==> flow/design.v <==
`timescale 1ns / 1ps
module Debouncer #(parameter CNT_BITS = 20) (
    input clk,
    input rst,
    input signal,   
    output reg signal_state,   
    output signal_up    
);
reg signal_sync_0;  always @(posedge clk) signal_sync_0 <= rst ? 1'b0 : signal;
reg signal_sync_1;  always @(posedge clk) signal_sync_1 <= rst ? 1'b0 : signal_sync_0;
reg [CNT_BITS-1:0] signal_cnt;
wire signal_idle = (signal_state==signal_sync_1);
wire signal_cnt_max = &signal_cnt;	 
always @(posedge clk)
if(rst)
begin
    signal_cnt <= 0;
    signal_state <= 1'b0;
end
else if(signal_idle)
    signal_cnt <= 0;   
else
begin
    signal_cnt <= signal_cnt + 1'b1;   
    if(signal_cnt_max) signal_state <= ~signal_state;   
end
assign signal_up   = ~signal_idle & signal_cnt_max &  signal_state;
endmodule
`timescale 10s / 1s
module clock_divisor #(parameter DIV_MAX = 50000000, parameter DIV_BITS = 26) (
    input clk_100MHz,
    input rst,
	 input reset,
    output reg clk_1Hz 
    );
reg[DIV_BITS-1:0] contador;
reg reset_last;
always @(posedge clk_100MHz)
begin
	if (rst)
	begin
		contador = 0;
		clk_1Hz <= 0;
		reset_last = 0;
	end
	else if (reset && reset != reset_last)
	begin
		contador = 0;
		clk_1Hz <= 0;
		reset_last = reset;
	end
	else
	begin
		if(contador != DIV_MAX)	
		begin
			contador = contador + 1 ; 
		end
		else
		begin
			contador = 0;
			clk_1Hz <= ~clk_1Hz; 
		end
		reset_last = reset;
	end
end
endmodule
`timescale 1ns / 1ps
module temporizador #(parameter DIV_MAX = 50000000, parameter DIV_BITS = 26) (
	 input clk_100MHz,
	 input rst,
    input[1:0]    value,
	 input   start_timer,
    output reg  t_expired, 
	 output reg reset
    );
reg[1:0] counter;
reg counting;
reg add_one;
reg add_one_last;
reg clk_1Hz_last;
wire clk_1Hz;
clock_divisor #(.DIV_MAX(DIV_MAX), .DIV_BITS(DIV_BITS)) clk_dev(
	.clk_100MHz(clk_100MHz),
	.rst(rst),
	.clk_1Hz(clk_1Hz),
	.reset(reset)
 );
always @(posedge clk_100MHz)
begin
	if(rst)
	begin
		counter = 0;
		counting = 0;
		add_one_last = 0;
		t_expired <= 0;
		reset <= 0;
	end
	else if(counting)
	begin
		if(add_one_last != add_one)
		begin
			add_one_last = add_one;
			counter = counter + 1;
		end
		else
		begin
			counter = counter;
		end
		if(counter >= value)
		begin
			t_expired <= 1;
			counting = 0;
			reset <= 0;
			add_one_last = add_one;
		end
		else
		begin
			reset <= 1;
			counting = 1;
			t_expired <= 0;
		end
	end
	else
	begin
		add_one_last = add_one;
		t_expired <= 0;
		if(start_timer)
		begin
			counting = 1;
			reset <= 1;
			counter = 0;
		end
		else
		begin
			counting =0;
			reset <= 0;
			counter = 0;	
		end
	end	
end
always @(posedge clk_100MHz)
begin
	if(rst)
	begin
		clk_1Hz_last <= 0;
		add_one <= 0;
	end
	else
	begin
		clk_1Hz_last <= clk_1Hz;
		if(clk_1Hz && !clk_1Hz_last)
			add_one <= ~ add_one;
	end
end
endmodule
`timescale 1ns / 1ps
module FSM(
    input clk,
    input rst,
    input ok,
    input t_expired,
	 input reset,
	 input [2:0] c_type,
    output reg [2:0]ing_type,
	 output reg start_timer,
	 output reg[7:3] ingredientes,
	 output reg cobrar,
	 output reg [2:0] c_type_saved
    );
  parameter INICIO  = 4'b0000,AGUA = 4'b0010,CAFE = 4'b0100, MILK  = 4'b0110,CHOCO = 4'b1000,AZUC = 4'b1010, COBRAR_WAIT = 4'b1111;
  parameter LAGUA = 4'b0001,LCAFE = 4'b0011, LMILK  = 4'b0101,LCHOCO = 4'b0111,LAZUC = 4'b1001, COBRAR = 4'b1011;
  reg   [3:0] state;
always @ (posedge clk)
begin  
if(rst)
begin
	state <=  INICIO;
	c_type_saved <= 0;
end
else if(reset == 1'b1)
begin
	state <=  INICIO;
end
else begin	
	case(state)
		  INICIO : if (ok == 1'b1)
					  begin
						  state <= LAGUA;
						  c_type_saved <= c_type;
					  end
					  else 
						  state <= INICIO;
		  LAGUA : state <= AGUA;
		  AGUA : if (t_expired) begin
						  state <= LCAFE; end
					  else 
						  state <= AGUA;
		  LCAFE: state <= CAFE;
		  CAFE :if (t_expired)begin
						  state <= LMILK; end
					  else 
						  state <= CAFE;
		  LMILK: state <= MILK;			  
		  MILK :if (t_expired) begin
						  state <= LCHOCO; end
					  else 
						  state <= MILK;
		  LCHOCO : state <= CHOCO;
		  CHOCO : if (t_expired) begin
						  state <= LAZUC; end
					  else 
						  state <= CHOCO;
		  LAZUC: state <= AZUC;
		  AZUC : if (t_expired) begin
						  state <= COBRAR; end
					  else 
						  state <= AZUC;
		  COBRAR: begin
					c_type_saved <= 0;
					state <= COBRAR_WAIT;
					end
		  COBRAR_WAIT: begin
					c_type_saved <= 0;
					state <= INICIO;
					end
		  default : state <= INICIO;
		 endcase
 end
end
always @(state) 
     begin
	  case(state)
      INICIO : begin
			ing_type =  3'b000;
			start_timer =  1'b0;
			ingredientes =  5'b00000;
			cobrar = 0;
               end
		LAGUA : begin
			 ing_type =  3'b001;
			 start_timer =  1'b0;
			 ingredientes =  5'b10000;
			 cobrar = 0;
             end
      AGUA : begin
			 ing_type =  3'b001;
			 start_timer =  1'b1;
			 ingredientes =  5'b10000;
			 cobrar = 0;
             end
		LCAFE : begin
             ing_type =  3'b010;
	          start_timer =  1'b0;
	          ingredientes =  5'b01000;
		       cobrar = 0;
             end
      CAFE : begin
             ing_type =  3'b010;
	          start_timer =  1'b1;
	          ingredientes =  5'b01000;
			    cobrar = 0;
             end
		LMILK: begin
             ing_type =  3'b011;
	          start_timer =  1'b0;
	          ingredientes =  5'b00100;
			    cobrar = 0;
             end		 
	   MILK: begin
             ing_type =  3'b011;
	          start_timer =  1'b1;
	          ingredientes =  5'b00100;
			    cobrar = 0;
             end
		LCHOCO : begin
				ing_type =  3'b100;
				start_timer =  1'b0;
				ingredientes =  5'b00010;
			   cobrar = 0;
				end
      CHOCO : begin
				ing_type =  3'b100;
				start_timer =  1'b1;
				ingredientes =  5'b00010;
			   cobrar = 0;
				end
		LAZUC : begin
			ing_type =  3'b101;
			start_timer=  1'b0;
			ingredientes=  5'b00001;
			cobrar = 0;
			end
      AZUC : begin
			ing_type =  3'b101;
			start_timer=  1'b1;
			ingredientes=  5'b00001;
			cobrar = 0;
			end
		COBRAR : begin
			ing_type =  3'b000;
			start_timer=  1'b0;
			ingredientes=  5'b00000;
			cobrar = 1;
			end
		COBRAR_WAIT : begin
			ing_type =  3'b000;
			start_timer=  1'b0;
			ingredientes=  5'b00000;
			cobrar = 0;
			end
     default : begin
					ing_type =  3'b000;
					start_timer=  1'b0;
               ingredientes =  5'b00000;
					cobrar = 0;
               end
    endcase
   end
 endmodule  
`timescale 1ns / 1ps
module Comparador(
	 input clk,
	 input rst,
    input [3:0] dinero,
    input [2:0] c_type,
    output reg ok,
    output reg [3:0] cambio
    );
reg [3:0] precio;
always @ (posedge clk)
begin
	case(c_type)
		3'b001: precio = 3;
		3'b010: precio = 4;
		3'b011: precio = 5;
		3'b100: precio = 7;
		default: precio = 0;	
	endcase
	if (rst)
	begin
		ok <= 0;
		cambio <= 0;
	end
	else if (precio !=0)
	begin
		if(dinero >= precio)
		begin
			ok <= 1;
			cambio  <= dinero - precio;
		end
      else
		begin
			ok <= 0;
			cambio <= 0;
		end
	end
	else
	begin
		ok <= 0;
		cambio <= 0;
	end
end
endmodule
`timescale 1ns / 1ps
module Contador(
	 input clk,
	 input rst,
    input one,
    input five,
    input reset,
    output reg [3:0] total
    );
	always @(posedge clk)
		if (rst || reset) total <= 0 ;
		else 
		begin
			if (one) total <= total + 1 ;
			if (five) total <= total + 5 ;
		end
endmodule
`timescale 1ns / 1ps
module SelectBebida(
    input [3:0] switches,
    output reg [2:0] c_type
    );
always @(*)
begin
	case (switches)
			4'b0001 : c_type = 3'b001;
			4'b0010 : c_type = 3'b010;
			4'b0100 : c_type = 3'b011;
			4'b1000 : c_type = 3'b100;
			default : c_type = 3'b000;
	endcase
end
endmodule
`timescale 1ns / 1ps
module TimeSelector(
    input [2:0] c_type,
    input [2:0] ing_type,
    output reg [1:0] t_value
    );
always @(*)
begin
		if (c_type == 3'b001)
			case(ing_type)
				3'b001: t_value = 2;
				3'b010: t_value = 3;
				3'b011: t_value = 0;
				3'b100: t_value = 0;
				3'b101: t_value = 1;
				default: t_value = 0;
			endcase
		else if (c_type == 3'b010)
			case(ing_type)
				3'b001: t_value = 2;
				3'b010: t_value = 2;
				3'b011: t_value = 1;
				3'b100: t_value = 0;
				3'b101: t_value = 1;
				default: t_value = 0;
			endcase
		else if (c_type == 3'b011)
			case(ing_type)
				3'b001: t_value = 2;
				3'b010: t_value = 1;
				3'b011: t_value = 2;
				3'b100: t_value = 0;
				3'b101: t_value = 1;
				default: t_value = 0;
			endcase
		else if (c_type == 3'b100)
			case(ing_type)
				3'b001: t_value = 1;
				3'b010: t_value = 1;
				3'b011: t_value = 1;
				3'b100: t_value = 2;
				3'b101: t_value = 1;
				default: t_value = 0;
			endcase
		else
			t_value = 0;	
end
endmodule
`timescale 1ns / 1ps
module binto7seg(
	 input clk,
	 input rst,
    input  [3:0] binary,
    output reg [6:0] seg
    );
always @(posedge clk)
if (rst)
seg <= 7'b1000000;
else
case (binary)
4'b0000 :       
seg <= 7'b1000000;
4'b0001 :    	 
seg <= 7'b1111001;
4'b0010 :  		 
seg <= 7'b0100100; 
4'b0011 : 		 
seg <= 7'b0110000;
4'b0100 :		 
seg <= 7'b0011001;
4'b0101 :		 
seg <= 7'b0010010;  
4'b0110 :		 
seg <= 7'b0000010;
4'b0111 :		 
seg <= 7'b1111000;
4'b1000 :     	 
seg <= 7'b0000000;
4'b1001 :    	 
seg <= 7'b0010000;
4'b1010 :  		 
seg <= 7'b0001000; 
4'b1011 : 		 
seg <= 7'b0000011;
4'b1100 :		 
seg <= 7'b1000110;
4'b1101 :		 
seg <= 7'b0100001;
4'b1110 :		 
seg <= 7'b0000110;
4'b1111 :		 
seg <= 7'b0001110;
endcase
endmodule
`timescale 1ns / 1ps
module deco(
	 input clk,
	 input rst,
    input [1:0] in,
    output reg [3:0] out
    );
always@(posedge clk)
begin
	if (rst)
	  out <= 4'b1111;
	else
	case (in)
	  2'b00 : out <= 4'b1110;
	  2'b01 : out <= 4'b1101;
	  2'b10 : out <= 4'b1011;
	  2'b11 : out <= 4'b0111;
	  default : out <= 0;
	endcase
end
endmodule
`timescale 1ns / 1ps
module seven_segment #(parameter SEG_BITS = 17) (
	 input clk,
	 input rst,
    input [3:0] in,
    output [6:0] seg,
    output [3:0] an
  );
reg [SEG_BITS-1:0] contador; 
reg [1:0] an_select;
reg [3:0] x;
reg [3:0] unidades;
reg decenas;
binto7seg toseg (
		.clk(clk),
		.rst(rst),
		.binary(x),
		.seg(seg)
);
deco deco (
		.clk(clk),
		.rst(rst),
		.in(an_select),
		.out(an)
);
always @(posedge clk)
if (rst)
begin
contador <= 0;
an_select <= 0;
x <= 0;
unidades <= 0;
decenas <= 0;
end
else
begin
contador <= contador + 1; 
if(&contador)
 begin
	if (in > 9)
	begin
		decenas <= 1;
		unidades <= in - 10;
	end
	else
	begin
		decenas <= 0;
		unidades <= in;
	end
	contador <= 0;
	an_select <= an_select + 1;
	case (an_select)
			2'b01 : x <= unidades;
			2'b10 : x <= decenas;
			2'b11 : x <= 0;
			2'b00 : x <= 0;
			default : x <= 0;
	endcase
 end
end
endmodule
`timescale 1ns / 1ps
module main(
    input clk,
    input rst,
    input btnl,
	 input btnd,
	 input btnr,
	 input btnp,
	 input [3:0] speed,
    output [7:0] led,
	 output [6:0] seg,
	 output [3:0] an
    );
localparam DB_BITS  = 10;    
localparam DIV_MAX  = 2999;  
localparam DIV_BITS = 12;
localparam SEG_BITS = 10;    
wire [3:0] bebida;
wire [3:0] total;
wire [3:0] cambio;
reg [3:0] display;
wire reset_wire; 
wire reset_contador_wire;
wire cobrar_wire;
wire cancel_wire; 
wire hundred_wire; 
wire five_hundred_wire;
wire [2:0] c_type;
wire [2:0] c_type_saved;
wire t_expired;
wire [2:0] ing_type;
wire [1:0] t_value;
wire on_temp;
wire start_timer;
wire ok;
assign led[1:0] = 2'b00;
Debouncer #(.CNT_BITS(DB_BITS)) coffee(
	.clk(clk),
	.rst(rst),
	.signal(speed[0]),
	.signal_state(bebida[0])
);
Debouncer #(.CNT_BITS(DB_BITS)) coffee_milk(
	.clk(clk),
	.rst(rst),
	.signal(speed[1]),
	.signal_state(bebida[1])
);
Debouncer #(.CNT_BITS(DB_BITS)) cappuc(
	.clk(clk),
	.rst(rst),
	.signal(speed[2]),
	.signal_state(bebida[2])
);
Debouncer #(.CNT_BITS(DB_BITS)) mocca(
	.clk(clk),
	.rst(rst),
	.signal(speed[3]),
	.signal_state(bebida[3])
);
Debouncer #(.CNT_BITS(DB_BITS)) cancel(
		.clk(clk),
	.rst(rst),
		.signal(btnd),
		.signal_state(cancel_wire)
);
Debouncer #(.CNT_BITS(DB_BITS)) reset(
		.clk(clk),
	.rst(rst),
		.signal(btnp),
		.signal_state(reset_wire)
);
Debouncer #(.CNT_BITS(DB_BITS)) hundred_coin(
		.clk(clk),
	.rst(rst),
		.signal(btnl),
		.signal_up(hundred_wire)
);
Debouncer #(.CNT_BITS(DB_BITS)) five_hundred_coin(
		.clk(clk),
	.rst(rst),
		.signal(btnr),
		.signal_up(five_hundred_wire)
);
SelectBebida selector(
	.switches(bebida),
	.c_type(c_type)
);
seven_segment #(.SEG_BITS(SEG_BITS)) seven_seg(
		.clk(clk),
	.rst(rst),
		.in(display),
		.seg(seg),
		.an(an)
);
Comparador comparador (
	.clk(clk),
	.rst(rst),
	.dinero(total),
	.c_type(c_type),
	.cambio(cambio),
	.ok(ok)
);
assign reset_contador_wire = cancel_wire||cobrar_wire;
Contador monedero(
		.clk(clk),
	.rst(rst),
		.one(hundred_wire),
		.five(five_hundred_wire),
		.reset(reset_contador_wire),
		.total(total)
);
temporizador #(.DIV_MAX(DIV_MAX), .DIV_BITS(DIV_BITS)) temp(
	.clk_100MHz(clk),
	.rst(rst),
	.value(t_value),
	.start_timer(start_timer),
	.t_expired(t_expired),	
	.reset(on_temp)
);
clock_divisor #(.DIV_MAX(DIV_MAX), .DIV_BITS(DIV_BITS)) clk_1Hz(
	.clk_100MHz(clk),
	.rst(rst),
	.clk_1Hz(led[2]),
	.reset(on_temp)
 );
TimeSelector time_select(
	.c_type(c_type_saved),
	.ing_type(ing_type),
	.t_value(t_value)
 );
FSM fsm(
		.clk(clk),
	.rst(rst),
		.ok(ok),
		.c_type(c_type),
		.t_expired(t_expired),
		.reset(reset_wire),
		.ing_type(ing_type),
		.start_timer(start_timer),
		.ingredientes(led[7:3]),
		.cobrar(cobrar_wire),
		.c_type_saved(c_type_saved)
    );
always@(posedge clk)
begin
	if(rst)
		display <= 0;
	else if(cambio !=0)
		display <= cambio;
	else
		display <= total;
end
endmodule
Appendix: tool output

Step by step through the tools: main
Each step is given for the RTL above and for the edited RTL.
"before" refers to lines of the RTL above, "after" to lines of the edited file.
"diff": "after" minus "before" as printed here.
Library cell names are shortened.
{"block": "setup", "top": "main", "clock_port": "clk", "library": "sky130hd", "pvt_corner": "tt_025C_1v80"}

The edit
Unified diff, file above to edited file.
A script made this edit; it was not meant as an optimisation.
begin of diff
@@ -141,10 +141,4 @@
 always @(posedge clk_100MHz)
 begin
-	if(rst)
-	begin
-		clk_1Hz_last <= 0;
-		add_one <= 0;
-	end
-	else
 	begin
 		clk_1Hz_last <= clk_1Hz;
end of diff

Word-level counts
Source: Yosys, flattened and elaborated, memories not mapped. Widths are those after wreduce. Print and check cells do not count.
Memory sizes are those after Yosys's memory passes, which may raise the word count (mostly to a power of two), join words into wider ones and drop unused or constant bits.
{"block": "word_totals", "item": "mem_bits_ro", "before": 272, "after": 272, "diff": 0}
{"block": "word_totals", "item": "output_inout_bits", "before": 19, "after": 19, "diff": 0}
{"block": "word_totals", "item": "register_bits", "before": 183, "after": 183, "diff": 0}
{"block": "word_totals", "item": "mem_count", "before": 2, "after": 2, "diff": 0}
{"block": "word_totals", "item": "clocked_rd_ports_x_width", "before": 17, "after": 17, "diff": 0}
{"block": "word_totals", "item": "inputBits", "before": 10, "after": 10, "diff": 0}
{"block": "word_totals", "item": "wordCells", "before": 235, "after": 235, "diff": 0}
{"block": "op_classes", "item": "addsub", "before": 17, "after": 17, "diff": 0}
{"block": "op_classes", "item": "n_mux", "before": 38, "after": 38, "diff": 0}
{"block": "op_classes", "item": "equal", "before": 46, "after": 46, "diff": 0}
{"block": "op_classes", "item": "n_logic", "before": 28, "after": 28, "diff": 0}
{"block": "op_classes", "item": "n_reduce_logical", "before": 46, "after": 46, "diff": 0}
{"block": "op_classes", "item": "compare", "before": 3, "after": 3, "diff": 0}
{"block": "memory_table", "item": "memory_list", "before": "16 x 10 bit 1R0W; 16 x 7 bit 1R0W", "after": "16 x 10 bit 1R0W; 16 x 7 bit 1R0W"}
Operator kinds equal on both sides are left out: 50.

Logic depth
Depth = most cells in a row (Yosys ltp): at word level without a register or memory, in the mapped netlist without a sequential cell, where the memories' decode and read muxes count.
{"block": "logic_depth", "item": "word_depth", "before": 10, "after": 10, "diff": 0}
{"block": "logic_depth", "item": "ABC_AREA", "before": "0", "after": "0"}
{"block": "logic_depth", "item": "depth_mapped", "before": 11, "after": 11, "diff": 0}
{"block": "logic_depth", "item": "mapped_depth_nobuf", "before": 10, "after": 10, "diff": 0}

After synthesis
Source: synth_stat.txt of the flow (Yosys; design flattened, memories mapped). It holds for the ABC_AREA given above (unset counts as 0); a run with the other value may have another netlist.
{"block": "types", "cell": "nand2_1", "before": 65, "after": 57, "diff": -8}
{"block": "types", "cell": "xnor2_1", "before": 48, "after": 56, "diff": 8}
{"block": "types", "cell": "and3_1", "before": 27, "after": 34, "diff": 7}
{"block": "types", "cell": "nor2_1", "before": 134, "after": 140, "diff": 6}
{"block": "types", "cell": "o21ai_0", "before": 29, "after": 24, "diff": -5}
{"block": "types", "cell": "nand4_1", "before": 17, "after": 22, "diff": 5}
{"block": "types", "cell": "xor2_1", "before": 54, "after": 50, "diff": -4}
{"block": "types", "cell": "inv_1", "before": 35, "after": 39, "diff": 4}
{"block": "types", "cell": "or3_1", "before": 14, "after": 10, "diff": -4}
{"block": "types", "cell": "and4_1", "before": 9, "after": 5, "diff": -4}
{"block": "types", "cell": "nand3_1", "before": 46, "after": 43, "diff": -3}
{"block": "types", "cell": "nor2b_1", "before": 26, "after": 23, "diff": -3}
{"block": "types", "cell": "nand2b_1", "before": 7, "after": 10, "diff": 3}
{"block": "types", "cell": "and2_1", "before": 3, "after": 6, "diff": 3}
{"block": "types", "cell": "a21oi_1", "before": 47, "after": 45, "diff": -2}
{"block": "types", "cell": "nor3_1", "before": 26, "after": 28, "diff": 2}
{"block": "types", "cell": "nand3b_1", "before": 6, "after": 4, "diff": -2}
{"block": "types", "cell": "o211ai_1", "before": 4, "after": 6, "diff": 2}
Cell types equal on both sides are left out: 24.
Not every row of either side is listed.
{"block": "mapped", "item": "seq_area_um2", "before": 4023.9, "after": 4033.9, "diff": 10.0}
{"block": "mapped", "item": "synth_area_um2", "before": 8520.7, "after": 8535.7, "diff": 15.0}
{"block": "mapped", "item": "ffs", "before": 201, "after": 201, "diff": 0}
{"block": "mapped", "item": "cell_count", "before": 942, "after": 945, "diff": 3}
{"block": "mapped", "item": "buffers", "before": 29, "after": 31, "diff": 2}
By module: a second synthesis without flattening, with its own total; a netlist apart from the flattened one above.
{"block": "hier_totals", "item": "hier_cells", "before": 987, "after": 986, "diff": -1}
{"block": "hier_totals", "item": "hier_area_um2", "before": 9180.1, "after": 9185.1, "diff": 5.0}
Rows give one instance, submodules left out.
{"block": "by_module_before", "mod": "Debouncer #(CNT_BITS=10)", "instances": 8, "seq_area_um2": 260.2, "area_um2": 534.3, "n_cells": 58}
{"block": "by_module_before", "mod": "clock_divisor", "instances": 2, "seq_area_um2": 280.3, "area_um2": 613.1, "n_cells": 66}
{"block": "by_module_before", "mod": "seven_segment #(SEG_BITS=10)", "instances": 1, "seq_area_um2": 420.4, "area_um2": 1032.2, "n_cells": 113}
{"block": "by_module_before", "mod": "FSM", "instances": 1, "seq_area_um2": 340.3, "area_um2": 937.1, "n_cells": 103}
{"block": "by_module_before", "mod": "binto7seg", "instances": 1, "seq_area_um2": 140.1, "area_um2": 451.7, "n_cells": 44}
{"block": "by_module_before", "mod": "Comparador", "instances": 1, "seq_area_um2": 100.1, "area_um2": 307.8, "n_cells": 31}
{"block": "by_module_before", "mod": "temporizador", "instances": 1, "seq_area_um2": 140.1, "area_um2": 306.5, "n_cells": 31}
{"block": "by_module_before", "mod": "Contador", "instances": 1, "seq_area_um2": 80.1, "area_um2": 188.9, "n_cells": 18}
{"block": "by_module_before", "mod": "main", "instances": 1, "seq_area_um2": 80.1, "area_um2": 180.2, "n_cells": 20}
{"block": "by_module_before", "mod": "TimeSelector", "instances": 1, "seq_area_um2": 0.0, "area_um2": 127.6, "n_cells": 18}
{"block": "by_module_before", "mod": "deco", "instances": 1, "seq_area_um2": 80.1, "area_um2": 111.4, "n_cells": 8}
{"block": "by_module_before", "mod": "SelectBebida", "instances": 1, "seq_area_um2": 0.0, "area_um2": 36.3, "n_cells": 5}
{"block": "by_module_after", "mod": "Debouncer #(CNT_BITS=10)", "instances": 8, "seq_area_um2": 260.2, "area_um2": 534.3, "n_cells": 58}
{"block": "by_module_after", "mod": "clock_divisor", "instances": 2, "seq_area_um2": 280.3, "area_um2": 613.1, "n_cells": 66}
{"block": "by_module_after", "mod": "seven_segment #(SEG_BITS=10)", "instances": 1, "seq_area_um2": 420.4, "area_um2": 1032.2, "n_cells": 113}
{"block": "by_module_after", "mod": "FSM", "instances": 1, "seq_area_um2": 340.3, "area_um2": 937.1, "n_cells": 103}
{"block": "by_module_after", "mod": "binto7seg", "instances": 1, "seq_area_um2": 140.1, "area_um2": 451.7, "n_cells": 44}
{"block": "by_module_after", "mod": "temporizador", "instances": 1, "seq_area_um2": 150.1, "area_um2": 311.5, "n_cells": 30}
{"block": "by_module_after", "mod": "Comparador", "instances": 1, "seq_area_um2": 100.1, "area_um2": 307.8, "n_cells": 31}
{"block": "by_module_after", "mod": "Contador", "instances": 1, "seq_area_um2": 80.1, "area_um2": 188.9, "n_cells": 18}
{"block": "by_module_after", "mod": "main", "instances": 1, "seq_area_um2": 80.1, "area_um2": 180.2, "n_cells": 20}
{"block": "by_module_after", "mod": "TimeSelector", "instances": 1, "seq_area_um2": 0.0, "area_um2": 127.6, "n_cells": 18}
{"block": "by_module_after", "mod": "deco", "instances": 1, "seq_area_um2": 80.1, "area_um2": 111.4, "n_cells": 8}
{"block": "by_module_after", "mod": "SelectBebida", "instances": 1, "seq_area_um2": 0.0, "area_um2": 36.3, "n_cells": 5}

Timing after synthesis
Path of least setup slack by OpenSTA after synthesis, without wires, with an ideal clock, recovery checks aside; 20% of the period is set as input and as output delay. Where synthesis merged equal registers, the netlist keeps one of their names.
{"block": "synth_path", "item": "kind", "before": "input port to flip-flop", "after": "input port to flip-flop"}
{"block": "synth_path", "item": "start", "before": "input port rst", "after": "input port rst"}
{"block": "synth_path", "item": "end", "before": "register (name not given)", "after": "register (name not given)"}
{"block": "synth_path", "item": "tclk_ns", "before": 10.0, "after": 10.0, "diff": 0.0}
{"block": "synth_path", "item": "path_buffers", "before": 1, "after": 1, "diff": 0}
{"block": "synth_path", "item": "t_required_ns", "before": 9.885, "after": 9.885, "diff": 0.000}
{"block": "synth_path", "item": "in_delay_ns", "before": 2.000, "after": 2.000, "diff": 0.000}
{"block": "synth_path", "item": "setup_slack_ns", "before": 6.170, "after": 6.192, "diff": 0.022}
{"block": "synth_path", "item": "setup_ns", "before": 0.115, "after": 0.115, "diff": 0.000}
{"block": "synth_path", "item": "t_first_pin_ns", "before": 2.000, "after": 2.000, "diff": 0.000}
{"block": "synth_path", "item": "arrival_ns", "before": 3.716, "after": 3.694, "diff": -0.022}
{"block": "synth_path", "item": "delay_ns", "before": 1.831, "after": 1.809, "diff": -0.022}
{"block": "synth_path", "item": "stages", "before": 10, "after": 10, "diff": 0}
{"block": "synth_path", "item": "period_less_setup_slack_ns", "before": 3.83, "after": 3.808, "diff": -0.022}
"delay_ns" = arrival - input delay + setup time.
"stages": output pins that drive a net of the path, with the launching flip-flop's if there is one; two outputs of one cell count as two.
"period_less_setup_slack_ns" = period - worst setup slack (recovery checks aside). The figure is calculated, with input and output delays left at 20% of the set period.
The rows between start and end are the longest chain of elaborated cells between them; the timing report does not say that the signal goes this way. Where chains are equally long, one stands for them.
Each line given opens the expression or statement behind the cell; cells for indexed reads and writes are added by Yosys, which also makes memories of some case tables.
{"block": "synth_via_before", "cell_sequence": "clkbuf_1 or2_2 a21oi_1 o21a_1 o21a_1 ha_1 and3b_1 o21ai_0 a21oi_1 o21a_1", "elab_chain_len": 2, "cone_cells": 2, "lines_between": 0, "cone_classes": "mux: 1; reduce/logical: 1"}
{"block": "synth_lines_before", "item": "start, declared", "line_no": 576, "text": "input rst,"}
{"block": "synth_lines_before", "item": "OR reduction 2 bit"}
{"block": "synth_lines_before", "item": "two-way mux 4 bit"}
{"block": "synth_via_after", "cell_sequence": "clkbuf_1 or2_2 a21oi_1 o21a_1 o21a_1 ha_1 and3b_1 o21ai_0 a21oi_1 o21a_1", "elab_chain_len": 2, "cone_cells": 2, "lines_between": 0, "cone_classes": "mux: 1; reduce/logical: 1"}
{"block": "synth_lines_after", "item": "start, declared", "line_no": 570, "text": "input rst,"}
{"block": "synth_lines_after", "item": "OR reduction 2 bit"}
{"block": "synth_lines_after", "item": "two-way mux 4 bit"}

Path in the finished layout
From the final timing report of the runs of set A: the path of least setup slack in the routed layout; clock arrival at registers is part of the times.
{"block": "layout_path", "item": "kind", "before": "flip-flop to flip-flop", "after": "flip-flop to flip-flop"}
{"block": "layout_path", "item": "start", "before": "register mocca.signal_state", "after": "register mocca.signal_state"}
{"block": "layout_path", "item": "end", "before": "register comparador.cambio[2]", "after": "register comparador.cambio[2]"}
{"block": "layout_path", "item": "t_required_ns", "before": 4.42, "after": 4.43, "diff": 0.01}
{"block": "layout_path", "item": "tclk_ns", "before": 4.05, "after": 4.05, "diff": 0.00}
{"block": "layout_path", "item": "path_buffers", "before": 0, "after": 0, "diff": 0}
{"block": "layout_path", "item": "arrival_ns", "before": 2.91, "after": 2.96, "diff": 0.05}
{"block": "layout_path", "item": "setup_ns", "before": 0.12, "after": 0.12, "diff": 0.00}
{"block": "layout_path", "item": "t_first_pin_ns", "before": 0.48, "after": 0.50, "diff": 0.02}
{"block": "layout_path", "item": "stages", "before": 9, "after": 9, "diff": 0}
{"block": "layout_path", "item": "setup_slack_ns", "before": 1.50, "after": 1.47, "diff": -0.03}
The rows between start and end are the longest chain of elaborated cells between them; the timing report does not say that the signal goes this way. Where chains are equally long, one stands for them.
At most two assigning lines are given for a register; there are more.
{"block": "layout_via_before", "cell_sequence": "dfxtp_1 inv_1 nor4_1 nor2_1 fa_1 a21o_1 a211o_1 o211ai_1 nor2_1", "elab_chain_len": 7, "cone_cells": 16, "lines_between": 5, "cone_classes": "add/sub: 1; compare: 1; eq/ne: 8; mux: 2; logic: 2; reduce/logical: 2"}
{"block": "layout_lines_before", "item": "start, declared", "line_no": 6, "text": "output reg signal_state,"}
{"block": "layout_lines_before", "item": "start, assigned", "line_no": 18, "text": "signal_state <= 1'b0;"}
{"block": "layout_lines_before", "item": "start, assigned", "line_no": 25, "text": "if(signal_cnt_max) signal_state <= ~signal_state;"}
{"block": "layout_lines_before", "item": "== test 4 bit", "line_no": 388, "text": "case (switches)"}
{"block": "layout_lines_before", "item": "case mux 3 bit (select 4 bit)", "line_no": 388}
{"block": "layout_lines_before", "item": "== test 3 bit", "line_no": 332, "text": "case(c_type)"}
{"block": "layout_lines_before", "item": "case mux 3 bit (select 4 bit)", "line_no": 332}
{"block": "layout_lines_before", "item": ">= comparator 4 x 3 -> 1 bit", "line_no": 346, "text": "if(dinero >= precio)"}
{"block": "layout_lines_before", "item": "NOT 1 bit"}
{"block": "layout_lines_before", "item": "OR reduction 3 bit"}
{"block": "layout_lines_before", "item": "end, assigned", "line_no": 342, "text": "cambio <= 0;"}
{"block": "layout_lines_before", "item": "end, assigned", "line_no": 349, "text": "cambio <= dinero - precio;"}
{"block": "layout_lines_before", "item": "end, declared", "line_no": 327, "text": "output reg [3:0] cambio"}
{"block": "layout_via_after", "cell_sequence": "dfxtp_1 inv_1 nor4_1 nor2_1 fa_1 a21o_1 a211o_1 o211ai_1 nor2_1", "elab_chain_len": 7, "cone_cells": 16, "lines_between": 5, "cone_classes": "add/sub: 1; compare: 1; eq/ne: 8; mux: 2; logic: 2; reduce/logical: 2"}
{"block": "layout_lines_after", "item": "start, declared", "line_no": 6, "text": "output reg signal_state,"}
{"block": "layout_lines_after", "item": "start, assigned", "line_no": 18, "text": "signal_state <= 1'b0;"}
{"block": "layout_lines_after", "item": "start, assigned", "line_no": 25, "text": "if(signal_cnt_max) signal_state <= ~signal_state;"}
{"block": "layout_lines_after", "item": "== test 4 bit", "line_no": 382, "text": "case (switches)"}
{"block": "layout_lines_after", "item": "case mux 3 bit (select 4 bit)", "line_no": 382}
{"block": "layout_lines_after", "item": "== test 3 bit", "line_no": 326, "text": "case(c_type)"}
{"block": "layout_lines_after", "item": "case mux 3 bit (select 4 bit)", "line_no": 326}
{"block": "layout_lines_after", "item": ">= comparator 4 x 3 -> 1 bit", "line_no": 340, "text": "if(dinero >= precio)"}
{"block": "layout_lines_after", "item": "NOT 1 bit"}
{"block": "layout_lines_after", "item": "OR reduction 3 bit"}
{"block": "layout_lines_after", "item": "end, assigned", "line_no": 336, "text": "cambio <= 0;"}
{"block": "layout_lines_after", "item": "end, assigned", "line_no": 343, "text": "cambio <= dinero - precio;"}
{"block": "layout_lines_after", "item": "end, declared", "line_no": 321, "text": "output reg [3:0] cambio"}

Flow runs
Runs of the flow (Yosys, OpenROAD) on both versions; the two runs of a pair have the same settings. The constraints put input and output delay at 20% of the set period each and load the outputs with 0.01 pF.
{"block": "settings_set_A", "CORE_UTILIZATION": 40, "period_ns": 4.05, "CAP_MARGIN": 20, "CORE_MARGIN": 2, "SLEW_MARGIN": 20}
{"block": "measured_set_A", "item": "period_less_ws_ns", "before": 2.547, "after": 2.580, "diff": 0.033}
{"block": "measured_set_A", "item": "final_hold_ws_ns", "before": 0.429, "after": 0.374, "diff": -0.055}
{"block": "measured_set_A", "item": "setupTns_ns", "before": 0.000, "after": 0.000, "diff": 0.000}
{"block": "measured_set_A", "item": "finish.stdcell_area_um2", "before": 9764.4, "after": 9814.4, "diff": 50.0}
{"block": "measured_set_A", "item": "total_die_area_um2", "before": 22485.0, "after": 22524.0, "diff": 39.0}
{"block": "measured_set_A", "item": "setup_worst_slack_ns", "before": 1.503, "after": 1.470, "diff": -0.033}
{"block": "measured_set_A", "item": "post_synth_area_um2", "before": 8520.7, "after": 8535.7, "diff": 15.0}
{"block": "measured_set_A", "item": "power.total_mw", "before": 4.106, "after": 4.196, "diff": 0.090}
{"block": "measured_set_A", "item": "finalUtil_pct", "before": 46.6, "after": 46.8, "diff": 0.2}
{"block": "settings_set_B", "ABC_AREA": 0, "CAP_MARGIN": 30, "CELL_PAD_IN_SITES_GLOBAL_PLACEMENT": 0, "CORE_ASPECT_RATIO": 0.55, "CORE_UTILIZATION": 41, "MAX_ROUTING_LAYER": "met4", "PLACE_DENSITY_LB_ADDON": 0.19, "SLEW_MARGIN": 0, "period_ns": 5.55, "CORE_MARGIN": 2}
{"block": "measured_set_B", "item": "period_less_ws_ns", "before": 2.775, "after": 2.748, "diff": -0.027}
{"block": "measured_set_B", "item": "final_hold_ws_ns", "before": 0.435, "after": 0.374, "diff": -0.061}
{"block": "measured_set_B", "item": "setupTns_ns", "before": 0.000, "after": 0.000, "diff": 0.000}
{"block": "measured_set_B", "item": "finish.stdcell_area_um2", "before": 9703.1, "after": 9671.8, "diff": -31.3}
{"block": "measured_set_B", "item": "total_die_area_um2", "before": 22002.9, "after": 22040.6, "diff": 37.7}
{"block": "measured_set_B", "item": "setup_worst_slack_ns", "before": 2.775, "after": 2.802, "diff": 0.027}
{"block": "measured_set_B", "item": "post_synth_area_um2", "before": 8520.7, "after": 8535.7, "diff": 15.0}
{"block": "measured_set_B", "item": "power.total_mw", "before": 2.906, "after": 2.853, "diff": -0.053}
{"block": "measured_set_B", "item": "finalUtil_pct", "before": 47.2, "after": 47.0, "diff": -0.2}
"period_less_ws_ns" = clock period - worst setup slack. The figure is calculated, with input and output delays left at 20% of the set period.
"power.total_mw" is the tool's figure for a default switching activity; nothing was simulated.
